==> flow/design.v <==
module Adder (
    in1,
    in2,
    out
);
  parameter width = 32;
  input [width - 1:0] in1, in2;
  output [width - 1:0] out;
  assign out = in1 + in2;
endmodule
module MUX (
    in0,
    in1,
    sel,
    out
);
  parameter width = 32;
  input [width - 1:0] in0, in1;
  input sel;
  output [width - 1:0] out;
  assign out = sel ? in1 : in0;
endmodule
module register (
    clk,
    rst,
    en,
    in,
    out
);
  parameter width = 32;
  input clk, rst, en;
  input [width - 1:0] in;
  output reg [width - 1:0] out;
  always @(posedge clk) begin
    if (rst) out <= 0;
    else if (en) out <= in;
  end
endmodule
module status_reg (
    clk,
    rst,
    en,
    in,
    out
);
  input clk, rst, en;
  input [3:0] in;
  output reg [3:0] out;
  always @(negedge clk) begin
    if (rst) out <= 0;
    else if (en) out <= in;
  end
endmodule
module RegisterFile (
    input clk,
    rst,
    input [3:0] src1,
    src2,
    Dest_wb,
    input [31:0] Result_WB,
    input writeBackEn,
    output [31:0] reg1,
    reg2
);
  reg [31:0] reg_file[0:15];
  integer i;
  always @(negedge clk) begin
    if (rst) begin
      for (i = 0; i < 16; i = i + 1) begin
        reg_file[i] <= i;
      end
    end else if (writeBackEn) begin
      reg_file[Dest_wb] <= Result_WB;
    end
  end
  assign reg1 = reg_file[src1];
  assign reg2 = reg_file[src2];
endmodule
module Condition_Check (
    input [3:0] cond,
    SR,
    output reg flag
);
  wire N, Z, C, V;
  assign N = SR[3];
  assign Z = SR[2];
  assign C = SR[1];
  assign V = SR[0];
  parameter [3:0] EQ = 4'd0, NE = 4'd1, CS_HS = 4'd2, CC_LO = 4'd3, MI = 4'd4, 
                PL = 4'd5, VS = 4'd6, VC = 4'd7, HI = 4'd8, LS = 4'd9, 
                GE = 4'd10, LT = 4'd11, GT = 4'd12, LE = 4'd13, AL = 4'd14;
  always @(cond, SR, N, Z, C, V) begin
    flag = 1;
    case (cond)
      EQ: flag = Z;
      NE: flag = ~Z;
      CS_HS: flag = C;
      CC_LO: flag = ~C;
      MI: flag = N;
      PL: flag = ~N;
      VS: flag = V;
      VC: flag = ~V;
      HI: flag = C & (~Z);
      LS: flag = (~C) & Z;
      GE: flag = N == V;
      LT: flag = N != V;
      GT: flag = (~Z) & (N == V);
      LE: flag = Z | (N != V);
      AL: flag = 1;
      default: flag = 1;
    endcase
  end
endmodule
module ControlUnit (
    input [3:0] OP_Code,
    input [1:0] Mode,
    input S_in,
    I_in,
    output reg [3:0] EXE_CMD,
    output reg WB_EN,
    MEM_R_EN,
    MEM_W_EN,
    B_out,
    S_out
);
  parameter [3:0] NOP = 4'd0, MOV = 4'd1, MVN = 4'd2, ADD = 4'd3, ADC = 4'd4, SUB = 4'd5, SBC = 4'd6,
                    AND = 4'd7, ORR = 4'd8, EOR = 4'd9, CMP = 4'd10, TST = 4'd11, LDR = 4'd12, STR = 4'd13, B = 4'd14;
  reg [3:0] operation;
  always @(Mode, OP_Code, S_in, I_in) begin
    operation = NOP;
    S_out = 1'b0;
    case (Mode)
      2'b00: begin
        S_out = S_in;
        case (OP_Code)
          4'b1101: operation = MOV;
          4'b1111: operation = MVN;
          4'b0100: operation = ADD;
          4'b0101: operation = ADC;
          4'b0010: operation = SUB;
          4'b0110: operation = SBC;
          4'b0000: operation = AND;
          4'b1100: operation = ORR;
          4'b0001: operation = EOR;
          4'b1010: operation = CMP;
          4'b1000: operation = TST;
          default: operation = NOP;
        endcase
      end
      2'b01: begin
        case (OP_Code)
          4'b0100: begin
            if (S_in) operation = LDR;
            else operation = STR;
          end
          default: operation = NOP;
        endcase
      end
      2'b10: begin
        if (I_in) operation = B;
        else operation = NOP;
      end
      default: operation = NOP;
    endcase
  end
  always @(operation, S_in) begin
    EXE_CMD = 4'd0;
    WB_EN = 1'b0;
    MEM_R_EN = 1'b0;
    MEM_W_EN = 1'b0;
    B_out = 1'b0;
    case (operation)
      NOP: begin
        EXE_CMD = 4'b0110;
      end
      MOV: begin
        EXE_CMD = 4'b0001;
        WB_EN   = 1'b1;
      end
      MVN: begin
        EXE_CMD = 4'b1001;
        WB_EN   = 1'b1;
      end
      ADD: begin
        EXE_CMD = 4'b0010;
        WB_EN   = 1'b1;
      end
      ADC: begin
        EXE_CMD = 4'b0011;
        WB_EN   = 1'b1;
      end
      SUB: begin
        EXE_CMD = 4'b0100;
        WB_EN   = 1'b1;
      end
      SBC: begin
        EXE_CMD = 4'b0101;
        WB_EN   = 1'b1;
      end
      AND: begin
        EXE_CMD = 4'b0110;
        WB_EN   = 1'b1;
      end
      ORR: begin
        EXE_CMD = 4'b0111;
        WB_EN   = 1'b1;
      end
      EOR: begin
        EXE_CMD = 4'b1000;
        WB_EN   = 1'b1;
      end
      CMP: begin
        EXE_CMD = 4'b0100;
      end
      TST: begin
        EXE_CMD = 4'b0110;
      end
      LDR: begin
        EXE_CMD = 4'b0010;
        MEM_R_EN = 1'b1;
        WB_EN = 1'b1;
      end
      STR: begin
        EXE_CMD  = 4'b0010;
        MEM_W_EN = 1'b1;
      end
      B: begin
        B_out = 1'b1;
      end
    endcase
  end
endmodule
module IF_Stage (
    input clk,
    rst,
    freeze,
    Branch_Taken,
    input [31:0] Branch_Address,
    output [31:0] PC,
    Instruction,
    output [31:0] imem_addr,
    input [31:0] imem_data
);
  wire en;
  assign en = ~freeze;
  wire [31:0] mux_out, pc_out, adder_out, instruction_memory_out;
  register pc (
      clk,
      rst,
      en,
      mux_out,
      pc_out
  );
  MUX mux (
      adder_out,
      Branch_Address,
      Branch_Taken,
      mux_out
  );
  Adder adder (
      32'd4,
      pc_out,
      adder_out
  );
  assign PC = adder_out;
  assign imem_addr = pc_out;
  assign Instruction = imem_data;
endmodule
module IF_Stage_Reg (
    input clk,
    rst,
    freeze,
    flush,
    input [31:0] PC_in,
    Instruction_in,
    output reg [31:0] PC,
    instructions
);
  wire en;
  assign en = ~freeze;
  always @(posedge clk) begin
    if (flush) begin
      PC <= 0;
      instructions <= 0;
    end else if (rst) begin
      PC <= 0;
      instructions <= 0;
    end else if (en) begin
      PC <= PC_in;
      instructions <= Instruction_in;
    end
  end
endmodule
module ID_Stage (
    input clk,
    rst,
    input [31:0] Instruction,
    input [31:0] Result_WB,
    input writeBackEN,
    input [3:0] Dest_wb,
    input hazard,
    input [3:0] SR,
    output WB_EN,
    MEM_R_EN,
    MEM_W_EN,
    B,
    S,
    output [3:0] EXE_CMD,
    output [31:0] Val_Rn,
    Val_Rm,
    output imm,
    output [11:0] Shift_operand,
    output [23:0] Signed_imm_24,
    output [3:0] Dest,
    output [3:0] src1,
    src2,
    output Two_src
);
  wire [3:0] cond, OPCode, Rn, Rm, Rd, rotate_imm, immed_8, CU_EXE_CMD;
  wire [1:0] OPC_mode;
  wire OPC_S, CU_B, CU_S, CU_WB_EN, CU_MEM_R_EN, CU_MEM_W_EN, cond_flag, zero_sel, not_cond_flag;
  assign cond = Instruction[31:28];
  assign OPC_mode = Instruction[27:26];
  assign imm = Instruction[25];
  assign OPCode = Instruction[24:21];
  assign OPC_S = Instruction[20];
  assign Rn = Instruction[19:16];
  assign Rd = Instruction[15:12];
  assign not_cond_flag = ~cond_flag;
  assign zero_sel = not_cond_flag | hazard;
  assign Two_src = (~imm) | MEM_W_EN;
  assign src1 = Rn;
  assign src2 = Rm;
  assign Dest = Instruction[15:12];
  assign Signed_imm_24 = Instruction[23:0];
  assign Shift_operand = Instruction[11:0];
  assign Rm = MEM_W_EN ? Rd : Instruction[3:0];
  assign {EXE_CMD, WB_EN, MEM_R_EN, MEM_W_EN, B, S} = zero_sel ? 9'b0: 
         {CU_EXE_CMD, CU_WB_EN, CU_MEM_R_EN, CU_MEM_W_EN, CU_B, CU_S};
  Condition_Check condition_check (
      cond,
      SR,
      cond_flag
  );
  RegisterFile register_file (
      clk,
      rst,
      Rn,
      Rm,
      Dest_wb,
      Result_WB,
      writeBackEN,
      Val_Rn,
      Val_Rm
  );
  ControlUnit control_unit (
      OPCode,
      OPC_mode,
      OPC_S,
      imm,
      CU_EXE_CMD,
      CU_WB_EN,
      CU_MEM_R_EN,
      CU_MEM_W_EN,
      CU_B,
      CU_S
  );
endmodule
module ID_Stage_Reg (
    input clk,
    rst, freeze,
    flush,
    WB_EN_IN,
    MEM_R_EN_IN,
    MEM_W_EN_IN,
    B_IN,
    S_IN,
    input [3:0] EXE_CMD_IN,
    SR_IN,   
    input [31:0] PC_IN,
    Val_Rn_IN,
    Val_Rm_IN,
    input imm_IN,
    input [11:0] Shift_operand_IN,
    input [23:0] Signed_imm_24_IN,
    input [3:0] Dest_IN,
    Src1_IN,
    Src2_IN,
    output reg WB_EN,
    MEM_R_EN,
    MEM_W_EN,
    B,
    S,
    output reg [3:0] EXE_CMD,
    output reg [31:0] PC,
    Val_Rn,
    Val_Rm,
    output reg imm,
    output reg [11:0] Shift_operand,
    output reg [23:0] Signed_imm_24,
    output reg [3:0] Dest,
    Src1,
    Src2,
    SR_OUT   
);
  always @(posedge clk) begin
    if (flush) begin
      WB_EN <= 0;
      MEM_R_EN <= 0;
      MEM_W_EN <= 0;
      B <= 0;
      S <= 0;
      EXE_CMD <= 0;
      PC <= 0;
      Val_Rn <= 0;
      Val_Rm <= 0;
      imm <= 0;
      Shift_operand <= 0;
      Signed_imm_24 <= 0;
      Dest <= 0;
      Src1 <= 0;
      Src2 <= 0;
      SR_OUT <= 0;
    end else if (rst | flush) begin
      WB_EN <= 0;
      MEM_R_EN <= 0;
      MEM_W_EN <= 0;
      B <= 0;
      S <= 0;
      EXE_CMD <= 0;
      PC <= 0;
      Val_Rn <= 0;
      Val_Rm <= 0;
      imm <= 0;
      Shift_operand <= 0;
      Signed_imm_24 <= 0;
      Dest <= 0;
      Src1 <= 0;
      Src2 <= 0;
      SR_OUT <= 0;
    end else if (~freeze) begin
      WB_EN <= WB_EN_IN;
      MEM_R_EN <= MEM_R_EN_IN;
      MEM_W_EN <= MEM_W_EN_IN;
      B <= B_IN;
      S <= S_IN;
      EXE_CMD <= EXE_CMD_IN;
      PC <= PC_IN;
      Val_Rn <= Val_Rn_IN;
      Val_Rm <= Val_Rm_IN;
      imm <= imm_IN;
      Shift_operand <= Shift_operand_IN;
      Signed_imm_24 <= Signed_imm_24_IN;
      Dest <= Dest_IN;
      Src1 <= Src1_IN;
      Src2 <= Src2_IN;
      SR_OUT <= SR_IN;
    end
  end
endmodule
module Val2Generator (
    input I,
    bypass_rm,
    input [31:0] Val_Rm,
    input [11:0] Shift_operand,
    output reg [31:0] out
);
  parameter [1:0] LSL = 2'b00, LSR = 2'b01, ASR = 2'b10, ROR = 2'b11;
  wire [ 4:0] shift_imm;
  wire [ 1:0] shift;
  wire [ 3:0] rotate_imm;
  wire [ 7:0] immed_8;
  reg  [31:0] shift_buffer;
  assign immed_8 = Shift_operand[7:0];
  assign rotate_imm = Shift_operand[11:8];
  assign shift_imm = Shift_operand[11:7];
  assign shift = Shift_operand[6:5];
  always @(bypass_rm, I, shift, Val_Rm, shift_imm, immed_8, Shift_operand, rotate_imm) begin
    shift_buffer = 0;
    case (bypass_rm)   
      1'b0:
      case (I)
        1'b0: begin
          case (shift)
            LSL: out = Val_Rm << shift_imm;
            LSR: out = Val_Rm >> shift_imm;
            ASR: out = Val_Rm >>> shift_imm;
            ROR: out = Val_Rm << shift_imm | Val_Rm >> 5 - shift_imm;   
          endcase
        end
        1'b1: begin
          shift_buffer = {24'd0, immed_8};
          out = shift_buffer >> (rotate_imm << 1) | shift_buffer << (32 - (rotate_imm << 1));
        end
        default: out = 32'b0;
      endcase
      1'b1: out = {20'b0, Shift_operand};
    endcase
  end
endmodule
module ALU (
    input signed [31:0] in1,
    in2,
    input [3:0] EXE_CMD,
    input C,
    output [3:0] Status_bit,
    output reg signed [31:0] result
);
  parameter [3:0] MOV = 4'b001, MVN = 4'b1001, ADD_LDR_STR = 4'b0010, ADC = 4'b0011, SUB_CMP = 4'b0100, SBC = 4'b0101,
                    AND_TST = 4'b0110, ORR = 4'b0111, EOR = 4'b1000, TST = 4'b0110;
  reg N, Z, Co, V;
  assign Status_bit = {N, Z, Co, V};
  always @(in1, in2, C, EXE_CMD) begin
    N  = 1'b0;
    Z  = 1'b0;
    Co = 1'b0;
    V  = 1'b0;
    case (EXE_CMD)
      MOV:    result = in2;
      MVN:    result = ~in2;
      ADD_LDR_STR:    begin
                {Co,result} = in1 + in2;
                if(in1 > 0 & in2 > 0 & result < 0)
                    V = 1'b1;
                else if(in1 < 0 & in2 < 0 & result > 0)
                    V = 1'b1;
                else if(in1 > 0 & in2 < 0 & result > in1)
                    V = 1'b1;
                else if(in1 < 0 & in2 > 0 & result < in1)
                    V = 1'b1;
            end
      ADC:    begin
                {Co,result} = in1 + in2 + C;
                if(in1 > 0 & in2 > 0 & result < 0)
                    V = 1'b1;
                else if(in1 < 0 & in2 < 0 & result > 0)
                    V = 1'b1;
                else if(in1 > 0 & in2 < 0 & result > in1)
                    V = 1'b1;
                else if(in1 < 0 & in2 > 0 & result < in1)
                    V = 1'b1;
            end
      SUB_CMP:    begin
                result = in1 - in2;
                if(in1 > 0 & in2 < 0 & result < 0)
                    V = 1'b1;
                else if(in1 < 0 & in2 > 0 & result > 0)
                    V = 1'b1;
                else if(in1 > 0 & in2 > 0 & result > in1)
                    V = 1'b1;
                else if (in1 < 0 & in2 < 0 & result < in1)
                    V = 1'b1;
            end
      SBC:    begin
                result = in1 - in2 - (C);
                if(in1 > 0 & in2 < 0 & result < 0)
                    V = 1'b1;
                else if(in1 < 0 & in2 > 0 & result > 0)
                    V = 1'b1;
                else if(in1 > 0 & in2 > 0 & result > in1)
                    V = 1'b1;
                else if (in1 < 0 & in2 < 0 & result < in1)
                    V = 1'b1;
            end
      AND_TST:    result = in1 & in2;
      ORR:    result = in1 | in2;
      EOR:    result = in1 ^ in2;
      default: result = 32'b0;
    endcase
    if (result == 0) Z = 1'b1;
    if (result < 0) N = 1'b1;
  end
endmodule
module EXE_Stage (
    input         clk,
    input  [ 3:0] EXE_CMD,
    input         MEM_R_EN,
    MEM_W_EN,
    input  [31:0] PC,
    Val_Rn,
    Val_Rm,
    ALU_res_in,
    WB_data,   
    input         imm,
    input  [11:0] Shift_operand,
    input  [23:0] Signed_imm_24,
    input  [ 3:0] SR,
    input  [ 1:0] sel_src1,
    sel_src2,   
    output [31:0] ALU_result,
    mux2_out,   
    Br_addr,
    output [ 3:0] status
);
  wire bypass_rm;
  wire [31:0] val2, extended_imm, shifted_imm, mux1_out;
  assign extended_imm = {
    Signed_imm_24[23],
    Signed_imm_24[23],
    Signed_imm_24[23],
    Signed_imm_24[23],
    Signed_imm_24[23],
    Signed_imm_24[23],
    Signed_imm_24[23],
    Signed_imm_24[23],
    Signed_imm_24
  };
  assign shifted_imm = extended_imm << 2;
  assign bypass_rm = MEM_W_EN | MEM_R_EN;
  assign mux1_out = (sel_src1 == 2'b00) ? Val_Rn :   
      (sel_src1 == 2'b01) ? ALU_res_in : (sel_src1 == 2'b10) ? WB_data : Val_Rn;
  assign mux2_out = (sel_src2 == 2'b00) ? Val_Rm :
                    (sel_src2 == 2'b01) ? ALU_res_in :
                    (sel_src2 == 2'b10) ? WB_data :
                    Val_Rm;
  Val2Generator v2gen (
      imm,
      bypass_rm,
      mux2_out,
      Shift_operand,
      val2
  );
  ALU alu (
      mux1_out,
      val2,
      EXE_CMD,
      SR[1],
      status,
      ALU_result
  );
  Adder pc_adder (
      PC,
      shifted_imm,
      Br_addr
  );
endmodule
module EXE_Stage_Reg (
    input clk,
    rst,
    freeze,
    WB_EN_IN,
    MEM_R_EN_IN,
    MEM_W_EN_IN,
    input [31:0] ALU_result_inp,
    ST_val_in,
    input [3:0] Dest_in,
    output reg WB_EN,
    MEM_R_EN,
    MEM_W_EN,
    output reg [31:0] ALU_result,
    Val_Rm,
    output reg [3:0] Dest
);
  always @(posedge clk) begin
    if (rst) {WB_EN, MEM_R_EN, MEM_W_EN, ALU_result, Val_Rm, Dest} <= 71'b0;
    else if (~freeze) begin
      WB_EN <= WB_EN_IN;
      MEM_R_EN <= MEM_R_EN_IN;
      MEM_W_EN <= MEM_W_EN_IN;
      ALU_result <= ALU_result_inp;
      Val_Rm <= ST_val_in;
      Dest <= Dest_in;
    end
  end
endmodule
module Sram_Controller (
    input clk,
    rst,
    wr_en,
    rd_en,
    input [31:0] address,
    writeData,
    output [31:0] readData,
    output ready,
    input [15:0] SRAM_DQ_I,
    output [15:0] SRAM_DQ_O,
    output reg [17:0] SRAM_ADDR,
    output reg SRAM_WE_N
);
  parameter [3:0] idle = 0, writeState0 = 1, writeState1 = 2, readState0 = 3, readState1 = 4, readState2 = 5, readState3 = 6, readState4 = 7;
  reg [3:0] ns, ps;
  reg [15:0] readLSB;
  reg [31:0] res;
  always @* begin
    ns = idle;
    case (ps)
      idle: begin
        if (~wr_en & ~rd_en) ns = idle;
        else if (wr_en) ns = writeState0;
        else ns = readState0;
      end
      writeState0: ns = writeState1;
      writeState1: ns = idle;
      readState0: ns = readState1;
      readState1: ns = readState2;
      readState2: ns = readState3;
      readState3: ns = readState4;
      readState4: ns = idle;
      default: ns = idle;
    endcase
  end
  always @(ps, address) begin
    SRAM_ADDR = 18'b0;
    SRAM_WE_N = 1'b1;
    case (ps)
      writeState0: begin
        SRAM_ADDR = {address[18:2], 1'b0};
        SRAM_WE_N = 1'b0;
      end
      writeState1: begin
        SRAM_ADDR = {address[18:2], 1'b1};
        SRAM_WE_N = 1'b0;
      end
      readState0: begin
        SRAM_ADDR = {address[18:2], 1'b0};
      end
      readState1: begin
        SRAM_ADDR = {address[18:2], 1'b0};
      end
      readState2: begin
        SRAM_ADDR = {address[18:2], 1'b1};
      end
      readState3: begin
        SRAM_ADDR = {address[18:2], 1'b1};
      end
      default: begin
      end
    endcase
  end
  always @(posedge clk) begin
    if (ps == readState1) readLSB <= SRAM_DQ_I;
    if (ps == readState3) res <= {SRAM_DQ_I, readLSB};
  end
  always @(posedge clk) begin
    if (rst) ps <= idle;
    else ps <= ns;
  end
  assign ready = (ns == idle) ? 1'b1 : 1'b0;
  assign readData = res;
  assign SRAM_DQ_O = (ps == writeState1) ? writeData[31:16] : writeData[15:0];
endmodule
module MEM_reg (
    input clk,
    rst,
    freeze,
    WB_en_in,
    MEM_R_en_in,
    input [31:0] ALU_result_in,
    Mem_read_value_in,
    input [3:0] Dest_in,
    output reg WB_en,
    MEM_R_en,
    output reg [31:0] ALU_result,
    Mem_read_value,
    output reg [3:0] Dest
);
  always @(posedge clk) begin
    if (rst) {WB_en, MEM_R_en, ALU_result, Mem_read_value, Dest} <= 70'b0;
    else if (~freeze) begin
      Dest <= Dest_in;
      Mem_read_value <= Mem_read_value_in;
      ALU_result <= ALU_result_in;
      MEM_R_en <= MEM_R_en_in;
      WB_en <= WB_en_in;
    end
  end
endmodule
module WB_Stage (
    input [31:0] ALU_result,
    MEM_result,
    input MEM_R_en,
    output [31:0] out
);
  assign out = MEM_R_en ? MEM_result : ALU_result;
endmodule
module Hazard_Detection_Unit (
    input [3:0] src1,
    src2,
    Exe_Dest,
    input Exe_WB_EN,
    processor_mode,
    input [3:0] Mem_Dest,
    input Mem_WB_EN,
    output reg Hazard_Detected
);
  always @(src1, src2, Exe_WB_EN, Mem_Dest, Mem_WB_EN, Exe_Dest, processor_mode) begin
    Hazard_Detected = 1'b0;
    if (~processor_mode) begin
      if ((Exe_WB_EN & (src1 == Exe_Dest))|
          (Mem_WB_EN & (src1 == Mem_Dest))|
          (Exe_WB_EN & (src2 == Exe_Dest))|
          (Mem_WB_EN & (src2 == Mem_Dest)))
        Hazard_Detected = 1'b1;
    end
  end
endmodule
module Forwarding_Unit (
    input [3:0] WB_dest,
    Mem_Dest,
    src1,
    src2,
    input WB_en,
    Mem_WB_en,
    processor_mode,
    output reg [1:0] sel_src1,
    sel_src2
);
  always @(*) begin
    sel_src1 = 2'd0;
    sel_src2 = 2'd0;
    if (processor_mode) begin
      if (Mem_WB_en) begin
        if (src1 == Mem_Dest) sel_src1 = 2'd1;
        if (src2 == Mem_Dest) sel_src2 = 2'd1;
      end
      if (WB_en) begin
        if (src1 == WB_dest) sel_src1 = 2'd2;
        if (src2 == WB_dest) sel_src2 = 2'd2;
      end
    end
  end
endmodule
module ARM (
    input clk,
    input rst,
    output [31:0] imem_addr,
    input [31:0] imem_data,
    output [17:0] SRAM_ADDR,
    output [15:0] SRAM_DQ_O,
    input [15:0] SRAM_DQ_I,
    output SRAM_WE_N
);
  wire [17:0] SW;
  assign SW = {16'b0, 1'b1, rst};
  wire freeze, flush;
  wire writeBackEN_ID, hazard, WB_EN_ID_Stage,MEM_R_EN_ID_Stage, 
		MEM_W_EN_ID_Stage,B_ID_Stage,S_ID_Stage,imm_ID_Stage, 
		Two_src_ID_Stage, imm_ID_Reg, WB_EN_ID_Reg, MEM_W_EN_ID_Reg,
		MEM_R_EN_ID_Reg, B_ID_Reg, S_ID_Reg;
  wire [31:0] PC_IF_Stage, Inst_IF_Stage, Inst_IF_Reg, 
				Val_Rn_ID_Stage, Val_Rm_ID_Stage, PC_IF_Reg, 
			    PC_ID_Reg, Val_Rn_ID_Reg, Val_Rm_ID_Reg;
  wire [31:0] Result_WB, Mem_res_feedback;
  wire [3:0] Des_wb;
  wire [3:0] EXE_CMD_ID_Stage,EXE_CMD_ID_Reg, Dest_ID_Stage, src1_ID_Stage, src2_ID_Stage, dest_ID_Reg;
  wire [23:0] Signed_imm_24_ID_Stage, Signed_imm_24_ID_Reg;
  wire [11:0] Shift_operand, Shift_operand_ID_Reg;
  wire [3:0] SR, Status_bit;
  wire [31:0] ALU_result_EXE_Reg, Val_Rm_EXE_Reg;
  wire [31:0] MEM_result_MEM_Stage;
  wire [3:0] dest_EXE_Reg, src1_ID_Reg, src2_ID_Reg;
  wire WB_EN_EXE_Reg, MEM_R_EN_EXE_Reg, MEM_W_EN_EXE_Reg, processor_mode;
  wire [31:0] ALU_result_EXE_Stage, Br_addr, Val_Rm_EXE_Stage;
  wire [3:0] status, SR_ID_Reg;
  wire [1:0] fw_sel_src1, fw_sel_src2;
  assign processor_mode = SW[1];
  assign hazard = freeze;
  assign flush = 1'b0;
  assign Mem_res_feedback = MEM_R_EN_EXE_Reg ? MEM_result_MEM_Stage : ALU_result_EXE_Reg;
  wire slow_clk;
  wire Sram_Busy;
  assign slow_clk = clk;
  IF_Stage fetch (
      slow_clk,
      SW[0],
      (freeze | ~Sram_Busy),
      B_ID_Reg,
      Br_addr,
      PC_IF_Stage,
      Inst_IF_Stage,
      imem_addr,
      imem_data
  );
  IF_Stage_Reg if_reg (
      slow_clk,
      SW[0],
      (freeze | ~Sram_Busy),
      flush,
      PC_IF_Stage,
      Inst_IF_Stage,
      PC_IF_Reg,
      Inst_IF_Reg
  );
  ID_Stage decode (
      slow_clk,
      SW[0],
      Inst_IF_Reg,
      Result_WB,
      writeBackEN_ID,
      Des_wb,
      hazard,
      SR,
      WB_EN_ID_Stage,
      MEM_R_EN_ID_Stage,
      MEM_W_EN_ID_Stage,
      B_ID_Stage,
      S_ID_Stage,
      EXE_CMD_ID_Stage,
      Val_Rn_ID_Stage,
      Val_Rm_ID_Stage,
      imm_ID_Stage,
      Shift_operand,
      Signed_imm_24_ID_Stage,
      Dest_ID_Stage,
      src1_ID_Stage,
      src2_ID_Stage,
      Two_src_ID_Stage
  );
  ID_Stage_Reg id_reg (
      slow_clk,
      SW[0],
      (~Sram_Busy),
      flush,
      WB_EN_ID_Stage,
      MEM_R_EN_ID_Stage,
      MEM_W_EN_ID_Stage,
      B_ID_Stage,
      S_ID_Stage,
      EXE_CMD_ID_Stage,
      SR,
      PC_IF_Reg,
      Val_Rn_ID_Stage,
      Val_Rm_ID_Stage,
      imm_ID_Stage,
      Shift_operand,
      Signed_imm_24_ID_Stage,
      Dest_ID_Stage,
      src1_ID_Stage,
      src2_ID_Stage,
      WB_EN_ID_Reg,
      MEM_R_EN_ID_Reg,
      MEM_W_EN_ID_Reg,
      B_ID_Reg,
      S_ID_Reg,
      EXE_CMD_ID_Reg,
      PC_ID_Reg,
      Val_Rn_ID_Reg,
      Val_Rm_ID_Reg,
      imm_ID_Reg,
      Shift_operand_ID_Reg,
      Signed_imm_24_ID_Reg,
      dest_ID_Reg,
      src1_ID_Reg,
      src2_ID_Reg,
      SR_ID_Reg
  );
  status_reg Status_Register (
      slow_clk,
      SW[0],
      S_ID_Reg,
      Status_bit,
      SR
  );
  EXE_Stage execute (
      slow_clk,
      EXE_CMD_ID_Reg,
      MEM_R_EN_ID_Reg,
      MEM_W_EN_ID_Reg,
      PC_ID_Reg,
      Val_Rn_ID_Reg,
      Val_Rm_ID_Reg,
      Mem_res_feedback,
      Result_WB,
      imm_ID_Reg,
      Shift_operand_ID_Reg,
      Signed_imm_24_ID_Reg,
      SR_ID_Reg,
      fw_sel_src1,
      fw_sel_src2,
      ALU_result_EXE_Stage,
      Val_Rm_EXE_Stage,
      Br_addr,
      Status_bit
  );
  EXE_Stage_Reg EX_Reg (
      slow_clk,
      SW[0],
      (~Sram_Busy),
      WB_EN_ID_Reg,
      MEM_R_EN_ID_Reg,
      MEM_W_EN_ID_Reg,
      ALU_result_EXE_Stage,
      Val_Rm_EXE_Stage,
      dest_ID_Reg,
      WB_EN_EXE_Reg,
      MEM_R_EN_EXE_Reg,
      MEM_W_EN_EXE_Reg,
      ALU_result_EXE_Reg,
      Val_Rm_EXE_Reg,
      dest_EXE_Reg
  );
  wire MEM_R_en_MEM_Reg;
  wire [31:0] ALU_result_MEM_Reg, Mem_read_value_MEM_Reg;
  MEM_reg mem_reg (
      slow_clk,
      SW[0],
      (~Sram_Busy),
      (~Sram_Busy) ? (1'b0) : (WB_EN_EXE_Reg),
      MEM_R_EN_EXE_Reg,
      ALU_result_EXE_Reg,
      MEM_result_MEM_Stage,
      dest_EXE_Reg,
      writeBackEN_ID,
      MEM_R_en_MEM_Reg,
      ALU_result_MEM_Reg,
      Mem_read_value_MEM_Reg,
      Des_wb
  );
  WB_Stage wb_stage (
      ALU_result_MEM_Reg,
      Mem_read_value_MEM_Reg,
      MEM_R_en_MEM_Reg,
      Result_WB
  );
  Hazard_Detection_Unit hdu (
      src1_ID_Stage,
      src2_ID_Stage,
      dest_ID_Reg,
      WB_EN_ID_Reg,
      processor_mode,
      dest_EXE_Reg,
      WB_EN_EXE_Reg,
      freeze
  );
  Forwarding_Unit fwu (
      Des_wb,
      dest_EXE_Reg,
      src1_ID_Reg,
      src2_ID_Reg,
      writeBackEN_ID,
      WB_EN_EXE_Reg,
      processor_mode,
      fw_sel_src1,
      fw_sel_src2
  );
  Sram_Controller SC (
      slow_clk,
      SW[0],
      MEM_W_EN_EXE_Reg,
      MEM_R_EN_EXE_Reg,
      ALU_result_EXE_Reg,
      Val_Rm_EXE_Reg,
      MEM_result_MEM_Stage,
      Sram_Busy,
      SRAM_DQ_I,
      SRAM_DQ_O,
      SRAM_ADDR,
      SRAM_WE_N
  );
endmodule
From RTL to reports: ARM:

What the tools print for ARM, step after step.
Lines are those of the file above, counted from 1.
Library cell names are shortened.
Not given: -

* design top: ARM
* clock: clk
* cell library: sky130hd
* timing corner: tt_025C_1v80

After elaboration:

Counts by Yosys on the flattened word-level netlist (proc, flatten, opt, wreduce; memories kept). Print and check cells are left out.
Memory sizes are those after Yosys's memory passes, which may raise the word count (mostly to a power of two), join words into wider ones and drop unused or constant bits.

* shift operators: 6
* equality and inequality tests: 44
* mux-type cells: 65
* reduce/logical cells: 11
* $lt $le $gt $ge: 21
* bitwise gates (word level): 40
* add/sub/neg operators: 10

Operators with widths (count)
* 32-bit 2-to-1 mux: 11
* 32-bit case mux with 9-bit select: 1
* 32-bit by 1-bit less-than comparator with 1-bit output (second input constant): 7
* 32-bit by 1-bit > comparator with 1-bit output (second input constant): 6
* 32-bit > comparator: 4
* 32-bit less-than comparator: 4
* 32-bit case mux with 4-bit select: 1
* 32-bit case mux with 2-bit select: 2
* 32-bit OR: 3
* 32-bit by 32-bit adder with 33-bit output: 2
* 32-bit subtractor: 2
* 4-bit by 3-bit == test with 1-bit output (second input constant): 12
* 18-bit case mux with 2-bit select: 1
* 33-bit by 1-bit adder with 33-bit output: 1
* 3-bit by 32-bit adder with 32-bit output (first input constant): 1
* 32-bit by 1-bit subtractor with 32-bit output: 1
* 32-bit adder: 1
* 32-bit AND: 1
* 32-bit XOR: 1
* 32-bit by 32-bit right shift with 32-bit output: 1
* 32-bit by 5-bit left shift with 32-bit output: 1
* 32-bit by 5-bit right shift with 32-bit output: 1
* 32-bit by 5-bit >>> shifter with 32-bit output: 1
* 32-bit inverter: 1
* 32-bit logical NOT: 1
* 4-bit == test (second input constant): 8
* 8-bit by 32-bit left shift with 32-bit output: 1
* 8-bit by 4-bit right shift with 32-bit output: 1

Not listed: further kinds 26, cells in them 119.

* output and inout bits: 67
* bits in writable memories: 512
* elaborated cells: 232
* memories: 3
* register bits: 385
* memory bits (read-only): 192
* bits of input ports: 50

Memory list
* decode.register_file.reg_file: words 16, width 32, line 65 `reg [31:0] reg_file[0:15];`
* (no name shown): words 16, width 8, line 172 `case (operation)`
* (no name shown): words 16, width 4, line 135 `case (OP_Code)`

Longest topological paths:

Yosys ltp: most cells in a row. Word level: on the elaborated netlist, between registers, memories and ports. Mapped: between sequential cells and ports; inverters and the memories' decode and read muxes count.

* word-level depth: 23
* ABC_AREA: 0
* gate-level depth with buffers: 47
* depth with buffers taken out: 39

After synthesis:

The flow's flattened synthesis, as Yosys stat reports it; memories are mapped. The netlist is that of the ABC_AREA named above (0 if unset); the other value can give another one.

* flip-flops: 948
* buffer cells: 547
* standard cells after synthesis: 6978
* sequential part of the area: 24583.6 µm²
* chip area (Yosys): 65743.1 µm²

Cell types
* edfxtp_1: count 560, total area 1.68E+04 µm²
* mux4_2: count 368, total area 8.29E+03 µm²
* dfxtp_1: count 388, total area 7767.45 µm²
* ha_1: count 319, total area 3.99E+03 µm²
* nor2_1: count 1020, total area 3.83E+03 µm²
* nand2_1: count 792, total area 2.97E+03 µm²
* a21oi_1: count 536, total area 2.68E+03 µm²
* clkbuf_1: count 441, total area 1.66E+03 µm²
* mux2i_1: count 162, total area 1.62E+03 µm²
* a211oi_1: count 193, total area 1448.89 µm²
* xnor2_1: count 146, total area 1.28E+03 µm²
* o21ai_0: count 199, total area 995.955 µm²
* inv_1: count 199, total area 746.966 µm²
* a21o_1: count 91, total area 683.155 µm²
* nand3_1: count 131, total area 655.629 µm²
* nor3_1: count 127, total area 635.61 µm²
* a311oi_1: count 64, total area 560.538 µm²
* nor4_1: count 76, total area 475.456 µm²

Other cell types: 83; their cells: 1166.
The figures by module come from a second, unflattened synthesis with its own total; it is not the netlist above.

* cells (unflattened synthesis): 7032
* area (unflattened synthesis): 72701.0 µm²

Each row is one instance without its submodules.

By module
* RegisterFile: area 26559.2 µm², instances 1, seq. area 15374.7 µm², cells 1695
* ALU: area 13191.4 µm², instances 1, seq. area 0.0 µm², cells 1896
* Val2Generator: area 7275.7 µm², instances 1, seq. area 0.0 µm², cells 969
* ID_Stage_Reg: area 5701.7 µm², instances 1, seq. area 3163.0 µm², cells 511
* Adder: area 1739.2 µm², instances 2, seq. area 0.0 µm², cells 248
* EXE_Stage_Reg: area 2546.2 µm², instances 1, seq. area 1421.4 µm², cells 229
* MEM_reg: area 2512.4 µm², instances 1, seq. area 1401.3 µm², cells 226
* IF_Stage_Reg: area 2348.5 µm², instances 1, seq. area 1281.2 µm², cells 207
* EXE_Stage: area 2174.6 µm², instances 1, seq. area 0.0 µm², cells 216
* Sram_Controller: area 2067.0 µm², instances 1, seq. area 1601.5 µm², cells 109
* register: area 1163.6 µm², instances 1, seq. area 640.6 µm², cells 103
* ARM: area 568.0 µm², instances 1, seq. area 0.0 µm², cells 41
* MUX: area 544.3 µm², instances 1, seq. area 0.0 µm², cells 36
* WB_Stage: area 544.3 µm², instances 1, seq. area 0.0 µm², cells 36

Modules not listed: 7.

Lab notebook: ARM

Design ARM on sky130hd. What follows are 6 stored runs of the flow, each under its own settings; their order means nothing. The constraints put input and output delay at 20% of the set period each and load the outputs with 0.01 pF.

### Entry A

Settings: `CAP_MARGIN=30`, `CELL_PAD_IN_SITES_DETAIL_PLACEMENT=2`, `SLEW_MARGIN=0`, `period_ns=21.0`, `CORE_MARGIN=2`, `CORE_UTILIZATION=40`

Not finished: routing ended with error GRT-0116.

### Entry B

Settings: `CORE_ASPECT_RATIO=1.55`, `CORE_MARGIN=8`, `CORE_UTILIZATION=57`, `CTS_CLUSTER_SIZE=17`, `GPL_TIMING_DRIVEN=0`, `MIN_ROUTING_LAYER=met1`, `PLACE_DENSITY_LB_ADDON=0.04`, `TNS_END_PERCENT=85`, `period_ns=21.5`, `CAP_MARGIN=20`, `SLEW_MARGIN=20`

Not finished: routing ended with error GRT-0116.

### Entry C

Settings: `ABC_AREA=1`, `CAP_MARGIN=20`, `CORE_MARGIN=5`, `CORE_UTILIZATION=41`, `CTS_CLUSTER_SIZE=77`, `MAX_ROUTING_LAYER=met4`, `PLACE_DENSITY=0.66`, `SLEW_MARGIN=15`, `period_ns=24.2`

- Smallest setup slack: 2.368 ns
- Synthesis area: 64830.9 µm²
- Total negative slack on setup checks: 0.000 ns
- Worst hold slack in the final report: 0.399 ns
- Overall die area: 166179.0 µm²
- Standard-cell area after layout: 73610.6 µm²
- Post-route utilization: 46.6 %

### Entry D

Settings: `ABC_AREA=1`, `CAP_MARGIN=5`, `CELL_PAD_IN_SITES_DETAIL_PLACEMENT=2`, `CORE_MARGIN=4`, `CORE_UTILIZATION=32`, `CTS_CLUSTER_DIAMETER=388`, `CTS_CLUSTER_SIZE=37`, `HOLD_SLACK_MARGIN=0.2`, `MIN_ROUTING_LAYER=met1`, `SLEW_MARGIN=10`, `TNS_END_PERCENT=45`, `period_ns=19.9`

- Smallest setup slack: 0.119 ns
- Worst hold slack in the final report: 0.435 ns
- Total negative slack on setup checks: 0.000 ns
- Overall die area: 209860.0 µm²
- Synthesis area: 64830.9 µm²
- Post-route utilization: 36.1 %
- Standard-cell area after layout: 72450.7 µm²

### Entry E

Settings: `ABC_AREA=1`, `CAP_MARGIN=0`, `CELL_PAD_IN_SITES_DETAIL_PLACEMENT=0`, `CORE_ASPECT_RATIO=1.38`, `CORE_UTILIZATION=40`, `CTS_CLUSTER_DIAMETER=339`, `CTS_CLUSTER_SIZE=65`, `GPL_ROUTABILITY_DRIVEN=0`, `GPL_TIMING_DRIVEN=1`, `HOLD_SLACK_MARGIN=0.17`, `PLACE_DENSITY=0.6`, `SETUP_SLACK_MARGIN=0.4`, `period_ns=21.0`, `CORE_MARGIN=2`, `SLEW_MARGIN=20`

- Post-route utilization: 43.7 %
- Total negative slack on setup checks: 0.000 ns
- Synthesis area: 64830.9 µm²
- Worst hold slack in the final report: 0.445 ns
- Overall die area: 165356.0 µm²
- Smallest setup slack: 0.742 ns
- Standard-cell area after layout: 70445.1 µm²

### Entry F

Settings: `CAP_MARGIN=30`, `CELL_PAD_IN_SITES_DETAIL_PLACEMENT=2`, `CORE_MARGIN=4`, `CORE_UTILIZATION=32`, `HOLD_SLACK_MARGIN=0.07`, `SLEW_MARGIN=10`, `period_ns=23.0`

- Synthesis area: 65743.1 µm²
- Total negative slack on setup checks: 0.000 ns
- Smallest setup slack: 0.279 ns
- Worst hold slack in the final report: 0.409 ns
- Post-route utilization: 38.3 %
- Standard-cell area after layout: 78325.1 µm²
- Overall die area: 212761.0 µm²
